==> flow/design.v <==
`timescale 1ns/1ps
module fir(
	input			clk_100k,
	input			rst_n,
	input 	signed [8:0]	samp_in,
	output 	signed [8:0]	fir_out	
);
wire	signed [15:0]	b[0:20];
reg	signed [8:0]	samp[0:20]; 
wire signed [24:0]	mult[0:20];
wire signed [33:0]	sum;
assign b[0] = 16'h0312;
assign b[1] = 16'h03F8;
assign b[2] = 16'h0694;
assign b[3] = 16'h0AAD;
assign b[4] = 16'h0FE6;
assign b[5] = 16'h15BC;
assign b[6] = 16'h1B9F;
assign b[7] = 16'h20F9;
assign b[8] = 16'h2539;
assign b[9] = 16'h27F6;
assign b[10] = 16'h28E9;
assign b[11] = 16'h27F6;
assign b[12] = 16'h2539;
assign b[13] = 16'h20F9;
assign b[14] = 16'h1B9F;
assign b[15] = 16'h15BC;
assign b[16] = 16'h0FE6;
assign b[17] = 16'h0AAD;
assign b[18] = 16'h0694;
assign b[19] = 16'h03F8;
assign b[20] = 16'h0312;
integer i;
always @(posedge clk_100k or negedge rst_n) begin
	if(!rst_n) begin
		for(i=20;i>=0;i=i-1)begin
			samp[i] <= 0;
		end
	end
	else begin  
		for(i=20;i>0;i=i-1)begin
			samp[i] <= samp[i-1];
		end
		samp[0] <= samp_in;
	end
end
genvar j;
for(j=0;j<=20;j=j+1)begin
	assign mult[j] = $signed(samp[j])*$signed(b[j]);
end
assign sum = mult[0]+mult[1]+mult[2]+mult[3]+mult[4]+mult[5]+mult[6]+mult[7]+mult[8]+mult[9]+mult[10]+mult[11]+mult[12]+mult[13]+mult[14]+mult[15]+mult[16]+mult[17]+mult[18]+mult[19]+mult[20];
assign fir_out = sum[24:16];
endmodule
[Tool chain data of fir]
Module fir before and after one edit of its RTL, step after step.
"before" refers to lines of the RTL above, "after" to lines of the edited file.
"change" is "after" less "before", of the values as shown; "rel. change" is that difference over "before", in percent.
Operators: Yosys type, input widths -> output width; for muxes data width and select width s.
Cell names lack the library's common part.
Not given: --
Design
  top: fir
  clock: clk_100k
  library: sky130hd
  library corner: tt_025C_1v80

[Edit of the RTL]
Unified diff, file above to edited file.
This change comes from a script, not from a designer. The edited design behaves differently; no optimisation was intended.
begin of diff
@@ -49,5 +49,5 @@
 	assign mult[j] = $signed(samp[j])*$signed(b[j]);
 end
-assign sum = mult[0]+mult[1]+mult[2]+mult[3]+mult[4]+mult[5]+mult[6]+mult[7]+mult[8]+mult[9]+mult[10]+mult[11]+mult[12]+mult[13]+mult[14]+mult[15]+mult[16]+mult[17]+mult[18]+mult[19]+mult[20];
+assign sum = (mult[0]+mult[1]+mult[2]+mult[3]+mult[4]+mult[5]+mult[6]+mult[7]+mult[8]+mult[9]+mult[10]+mult[11]+mult[12]+mult[13]+mult[14]|mult[15])+mult[16]+mult[17]+mult[18]+mult[19]+mult[20];
 assign fir_out = sum[24:16];
 endmodule
end of diff

[Word level]
Yosys after proc, flatten, opt, wreduce and memory -nomap, before mapping. Enables and synchronous resets that opt folds into registers are not counted as muxes. Print and check cells are not counted. Equal cells are merged and count once.
Operators by class
  $mul: before 21, after 21, change 0, rel. change 0.00%
  add/sub/neg operators: before 20, after 19, change -1, rel. change -5.00%
  bitwise gates (word level): before 0, after 1, change +1
Operator list
  $add 25x23->25: before 3, after 2, change -1, rel. change -33.33%
  $or 25x23->25: before 0, after 1, change +1
  $add 25x24->25: before 7, after 7, change 0, rel. change 0.00%
  $mul 9x15->24 const B: before 5, after 5, change 0, rel. change 0.00%
  $mul 9x10->19 const B: before 4, after 4, change 0, rel. change 0.00%
  $mul 9x12->21 const B: before 4, after 4, change 0, rel. change 0.00%
  $mul 9x14->23 const B: before 4, after 4, change 0, rel. change 0.00%
  $add 25x22->25: before 2, after 2, change 0, rel. change 0.00%
  $mul 9x13->22 const B: before 2, after 2, change 0, rel. change 0.00%
  $mul 9x8->17 const B: before 2, after 2, change 0, rel. change 0.00%
  $add 20x20->21: before 1, after 1, change 0, rel. change 0.00%
  $add 21x21->22: before 1, after 1, change 0, rel. change 0.00%
  $add 22x22->23: before 1, after 1, change 0, rel. change 0.00%
  $add 23x22->24: before 1, after 1, change 0, rel. change 0.00%
  $add 24x23->25: before 1, after 1, change 0, rel. change 0.00%
  $add 25x20->25: before 1, after 1, change 0, rel. change 0.00%
  $add 25x21->25: before 1, after 1, change 0, rel. change 0.00%
  $add 25x25->25: before 1, after 1, change 0, rel. change 0.00%
Word-level totals
  elaborated cells: before 62, after 62, change 0, rel. change 0.00%
  output and inout port bits: before 9, after 9, change 0, rel. change 0.00%
  bits of input ports: before 11, after 11, change 0, rel. change 0.00%
  flip-flop bits (word level): before 189, after 189, change 0, rel. change 0.00%

[Longest topological paths]
Depth = most cells in a row (Yosys ltp): at word level without a register or memory, in the mapped netlist without a sequential cell, where the memories' decode and read muxes count.
Logic depth
  word-level depth: before 21, after 21, change 0, rel. change 0.00%
  ABC_AREA: before 0, after 0
  depth in mapped cells: before 43, after 61, change +18, rel. change +41.86%
  depth with buffers taken out: before 43, after 61, change +18, rel. change +41.86%

[Synthesis result]
Source: synth_stat.txt of the flow (Yosys; design flattened, memories mapped). It holds for the ABC_AREA given above (unset counts as 0); a run with the other value may have another netlist.
Synthesis totals
  buffer cells: before 6, after 3, change -3, rel. change -50.00%
  cells in the netlist: before 4978, after 5095, change +117, rel. change +2.35%
  chip area (Yosys) (mm^2): before 0.0536302, after 0.0539167, change +0.0002865, rel. change +0.53%
  flip-flop cells: before 189, after 189, change 0, rel. change 0.00%
Cell types
  ha_1: before 1175, after 1234, change +59, rel. change +5.02%
  inv_1: before 1579, after 1635, change +56, rel. change +3.55%
  fa_1: before 1108, after 1066, change -42, rel. change -3.79%
  xnor2_1: before 118, after 153, change +35, rel. change +29.66%
  o21ai_1: before 7, after 42, change +35, rel. change +500.00%
  o21ai_0: before 54, after 22, change -32, rel. change -59.26%
  nor2_1: before 85, after 114, change +29, rel. change +34.12%
  nor3_1: before 19, after 48, change +29, rel. change +152.63%
  xor2_1: before 87, after 64, change -23, rel. change -26.44%
  a21boi_1: before 0, after 13, change +13
  a21oi_1: before 127, after 116, change -11, rel. change -8.66%
  o21bai_1: before 18, after 29, change +11, rel. change +61.11%
  a21o_1: before 58, after 48, change -10, rel. change -17.24%
  o21a_1: before 30, after 20, change -10, rel. change -33.33%
  a211oi_1: before 18, after 10, change -8, rel. change -44.44%
  nand2_1: before 58, after 65, change +7, rel. change +12.07%
  o31ai_1: before 11, after 4, change -7, rel. change -63.64%
  or3_1: before 16, after 11, change -5, rel. change -31.25%
Not every row of either side is listed.

[Path before layout]
OpenSTA on the mapped netlist: ideal clock, no wires. The path of least setup slack (recovery checks aside). Input and output delay are each 20% of the period. Register names are those of the netlist, which keeps one name where synthesis merged equal registers.
Timing after synthesis
  path kind: before register to output, after register to output
  start point: before register samp[9][0], after register samp[9][0]
  end point: before output fir_out[8], after output fir_out[8]
  clock period (ps): before 16000, after 16000, change 0, rel. change 0.00%
  driving pins on the path: before 42, after 57, change +15, rel. change +35.71%
  external output delay (ps): before 3200, after 3200, change 0, rel. change 0.00%
  setup slack (ps): before 1268, after -2669, change -3937
  data arrival time (ps): before 11532, after 15469, change +3937, rel. change +34.14%
  path delay (ps): before 11532, after 15469, change +3937, rel. change +34.14%
  required time (ps): before 12800, after 12800, change 0, rel. change 0.00%
  path buffers: before 0, after 0, change 0
  time at the first pin (ps): before 0, after 0, change 0
  synthesis period reached (ps): before 14732, after 18669, change +3937, rel. change +26.72%
"path delay" = arrival - input delay + setup time.
At an output port there is no setup time.
"driving pins on the path" counts driving pins, that of a launching flip-flop among them; a cell with two outputs on the path counts twice.
"synthesis period reached" is the clock period less the worst setup slack; recovery checks do not enter. This is arithmetic on one report: input and output delays are still those of the set period (20% each).
Between the ends stands the longest chain of elaborated cells between them, by number of cells; it is not shown to be the way that was timed. Of several equally long chains one is given.
Each line given opens the expression or statement behind the cell; cells for indexed reads and writes are added by Yosys, which also makes memories of some case tables.
Between the ends, after synthesis, before
  cells stage by stage: dfrtp_1 > fa_1 > fa_1 > ha_1 > inv_1 > fa_1 > inv_1 > ha_1 > ha_1 > fa_1 > a21o_1 > a21oi_1 > o21bai_1 > a31o_2 > a21oi_1 > nor4bb_1 > a211oi_1 > fa_1 > (+6 left out) > fa_1 > inv_1 > fa_1 > fa_1 > inv_1 > fa_1 > inv_1 > fa_1 > inv_1 > fa_1 > ha_1 > ha_1 > a21o_1 > a21o_1 > a211o_1 > a41oi_1 > o21ai_1 > xnor2_1
  cells in the longest elaborated chain: 13
  elaborated cells between the ends (all ways): 13
  RTL lines with such cells: 2
  those cells by class: add/sub (12); mul (1)
RTL lines, path after synthesis, before
  start: declaration: RTL line 9  | reg signed [8:0] samp[0:20];
  start: assignment: RTL line 37  | samp[i] <= 0;
  start: assignment: RTL line 42  | samp[i] <= samp[i-1];
  $mul 9x14->23: RTL line 49  | assign mult[j] = $signed(samp[j])*$signed(b[j]);
  $add 25x24->25 x5: RTL line 51  | assign sum = mult[0]+mult[1]+mult[2]+mult[3]+mult[4]+mult[5]+mult[6]+mult[7]+mult[8]+mult[9]+mult[10]+mult[11] ...
  $add 25x23->25 x2: RTL line 51
  $add 25x22->25 x2: RTL line 51
  $add 25x21->25: RTL line 51
  $add 25x20->25: RTL line 51
  $add 25x25->25: RTL line 51
  end: declaration: RTL line 6  | output signed [8:0] fir_out
Between the ends, after synthesis, after
  cells stage by stage: dfrtp_1 > fa_1 > fa_1 > inv_1 > fa_1 > inv_1 > fa_1 > ha_1 > ha_1 > a21oi_1 > o21bai_1 > a21oi_1 > xnor2_1 > fa_1 > fa_1 > inv_1 > fa_1 > fa_1 > (+21 left out) > inv_1 > fa_1 > inv_1 > fa_1 > inv_1 > fa_1 > inv_1 > ha_1 > o21a_1 > o21a_1 > nor2_1 > a21oi_1 > a21oi_1 > o21ai_1 > a311oi_1 > o21bai_1 > xnor3_1 > xor2_1
  cells in the longest elaborated chain: 13
  elaborated cells between the ends (all ways): 13
  RTL lines with such cells: 2
  those cells by class: add/sub (11); mul (1); logic (1)
RTL lines, path after synthesis, after
  start: declaration: RTL line 9  | reg signed [8:0] samp[0:20];
  start: assignment: RTL line 37  | samp[i] <= 0;
  start: assignment: RTL line 42  | samp[i] <= samp[i-1];
  $mul 9x14->23: RTL line 49  | assign mult[j] = $signed(samp[j])*$signed(b[j]);
  $add 25x24->25 x5: RTL line 51  | assign sum = (mult[0]+mult[1]+mult[2]+mult[3]+mult[4]+mult[5]+mult[6]+mult[7]+mult[8]+mult[9]+mult[10]+mult[11 ...
  $add 25x23->25: RTL line 51
  $or 25x23->25: RTL line 51
  $add 25x22->25 x2: RTL line 51
  $add 25x21->25: RTL line 51
  $add 25x20->25: RTL line 51
  $add 25x25->25: RTL line 51
  end: declaration: RTL line 6  | output signed [8:0] fir_out

[Path in the finished layout]
Path of least setup slack in the final report of the runs of pair A (OpenROAD, finished layout, wires in). Where an end is a register, its clock arrival counts in the times.
The path's times are printed in steps of 10 ps; the period is the one set.
Timing post-layout
  path kind: before register to output, after register to output
  start point: before register samp[11][0], after register samp[9][0]
  end point: before output fir_out[8], after output fir_out[8]
  data arrival time (ps): before 12330, after 16030, change +3700, rel. change +30.01%
  driving pins on the path: before 41, after 56, change +15, rel. change +36.59%
  time at the first pin (ps): before 520, after 540, change +20, rel. change +3.85%
  clock period (ps): before 15800, after 15800, change 0, rel. change 0.00%
  external output delay (ps): before 3160, after 3160, change 0, rel. change 0.00%
  required time (ps): before 12640, after 12640, change 0, rel. change 0.00%
  path buffers: before 5, after 3, change -2, rel. change -40.00%
  setup slack (ps): before 310, after -3390, change -3700
Between the ends stands the longest chain of elaborated cells between them, by number of cells; it is not shown to be the way that was timed. Of several equally long chains one is given.
Between the ends, post-layout, before
  cells stage by stage: dfrtp_1 > fa_2 > buf_6 > fa_1 > inv_1 > fa_1 > inv_1 > fa_1 > ha_4 > ha_4 > a21o_1 > a2111oi_4 > buf_4 > o21ai_4 > nand3_2 > nand2_2 > xnor2_2 > fa_1 > (+5 left out) > inv_2 > fa_1 > fa_1 > fa_1 > fa_1 > inv_2 > fa_1 > ha_4 > ha_4 > a21o_1 > a21o_1 > a211o_1 > a41oi_2 > buf_6 > buf_6 > o21ai_1 > xnor2_1 > buf_2
  cells in the longest elaborated chain: 11
  elaborated cells between the ends (all ways): 11
  RTL lines with such cells: 2
  those cells by class: add/sub (10); mul (1)
RTL lines, path post-layout, before
  start: declaration: RTL line 9  | reg signed [8:0] samp[0:20];
  start: assignment: RTL line 37  | samp[i] <= 0;
  start: assignment: RTL line 42  | samp[i] <= samp[i-1];
  $mul 9x14->23: RTL line 49  | assign mult[j] = $signed(samp[j])*$signed(b[j]);
  $add 25x24->25 x3: RTL line 51  | assign sum = mult[0]+mult[1]+mult[2]+mult[3]+mult[4]+mult[5]+mult[6]+mult[7]+mult[8]+mult[9]+mult[10]+mult[11] ...
  $add 25x23->25 x2: RTL line 51
  $add 25x22->25 x2: RTL line 51
  $add 25x21->25: RTL line 51
  $add 25x20->25: RTL line 51
  $add 25x25->25: RTL line 51
  end: declaration: RTL line 6  | output signed [8:0] fir_out
Between the ends, post-layout, after
  cells stage by stage: dfrtp_2 > fa_2 > buf_12 > fa_1 > fa_1 > fa_1 > fa_1 > ha_4 > inv_2 > o21bai_4 > a21oi_4 > o21ai_2 > buf_4 > xor2_2 > fa_1 > fa_1 > fa_1 > fa_1 > (+20 left out) > fa_1 > inv_2 > fa_1 > inv_2 > fa_1 > inv_2 > ha_4 > o21a_1 > o21a_1 > nor2_2 > a21oi_2 > a21oi_2 > o21ai_2 > a311oi_2 > o21bai_1 > xnor3_1 > xor2_2 > buf_6
  cells in the longest elaborated chain: 13
  elaborated cells between the ends (all ways): 13
  RTL lines with such cells: 2
  those cells by class: add/sub (11); mul (1); logic (1)
RTL lines, path post-layout, after
  start: declaration: RTL line 9  | reg signed [8:0] samp[0:20];
  start: assignment: RTL line 37  | samp[i] <= 0;
  start: assignment: RTL line 42  | samp[i] <= samp[i-1];
  $mul 9x14->23: RTL line 49  | assign mult[j] = $signed(samp[j])*$signed(b[j]);
  $add 25x24->25 x5: RTL line 51  | assign sum = (mult[0]+mult[1]+mult[2]+mult[3]+mult[4]+mult[5]+mult[6]+mult[7]+mult[8]+mult[9]+mult[10]+mult[11 ...
  $add 25x23->25: RTL line 51
  $or 25x23->25: RTL line 51
  $add 25x22->25 x2: RTL line 51
  $add 25x21->25: RTL line 51
  $add 25x20->25: RTL line 51
  $add 25x25->25: RTL line 51
  end: declaration: RTL line 6  | output signed [8:0] fir_out

[Layout results]
Both versions went through the flow (Yosys, OpenROAD) with the same settings in each pair. Constraints: input delay and output delay 20% of the set period each, output load 0.01 pF.
Flow settings, pair A
  period_ns: 15.8
  CAP_MARGIN: 20
  CORE_MARGIN: 2
  CORE_UTILIZATION: 40
  SLEW_MARGIN: 20
Results, pair A
  area inside the die boundary (mm^2): before 0.137022, after 0.137745, change +0.000723, rel. change +0.53%
  period reached (ps): before 15488, after 19190, change +3702, rel. change +23.90%
  total negative setup slack (ps): before 0, after -26550, change -26550
  worst setup slack after layout (ps): before 312, after -3390, change -3702
  final utilization (%): before 43.7, after 46.8, change +3.1
  worst hold slack (ps): before 475, after 483, change +8
  chip area after synthesis (Yosys) (mm^2): before 0.0536302, after 0.0539167, change +0.0002865, rel. change +0.53%
Flow settings, pair B
  CELL_PAD_IN_SITES_GLOBAL_PLACEMENT: 1
  CORE_ASPECT_RATIO: 1.47
  CORE_UTILIZATION: 72
  GPL_ROUTABILITY_DRIVEN: 1
  MIN_ROUTING_LAYER: met2
  PLACE_DENSITY_LB_ADDON: 0.21
  SLEW_MARGIN: 20
  period_ns: 19.7
  CAP_MARGIN: 20
  CORE_MARGIN: 2
Results, pair B
  area inside the die boundary (mm^2): before 0.0767256, after 0.0771287, change +0.0004031, rel. change +0.53%
  period reached (ps): before 18070, after 20217, change +2147, rel. change +11.88%
  total negative setup slack (ps): before 0, after -1295, change -1295
  worst setup slack after layout (ps): before 1630, after -517, change -2147
  final utilization (%): before 75.4, after 79.9, change +4.5
  worst hold slack (ps): before 506, after 476, change -30
  chip area after synthesis (Yosys) (mm^2): before 0.0536302, after 0.0539167, change +0.0002865, rel. change +0.53%
"period reached" means the clock period less the worst setup slack. The figure is calculated, with input and output delays left at 20% of the set period.
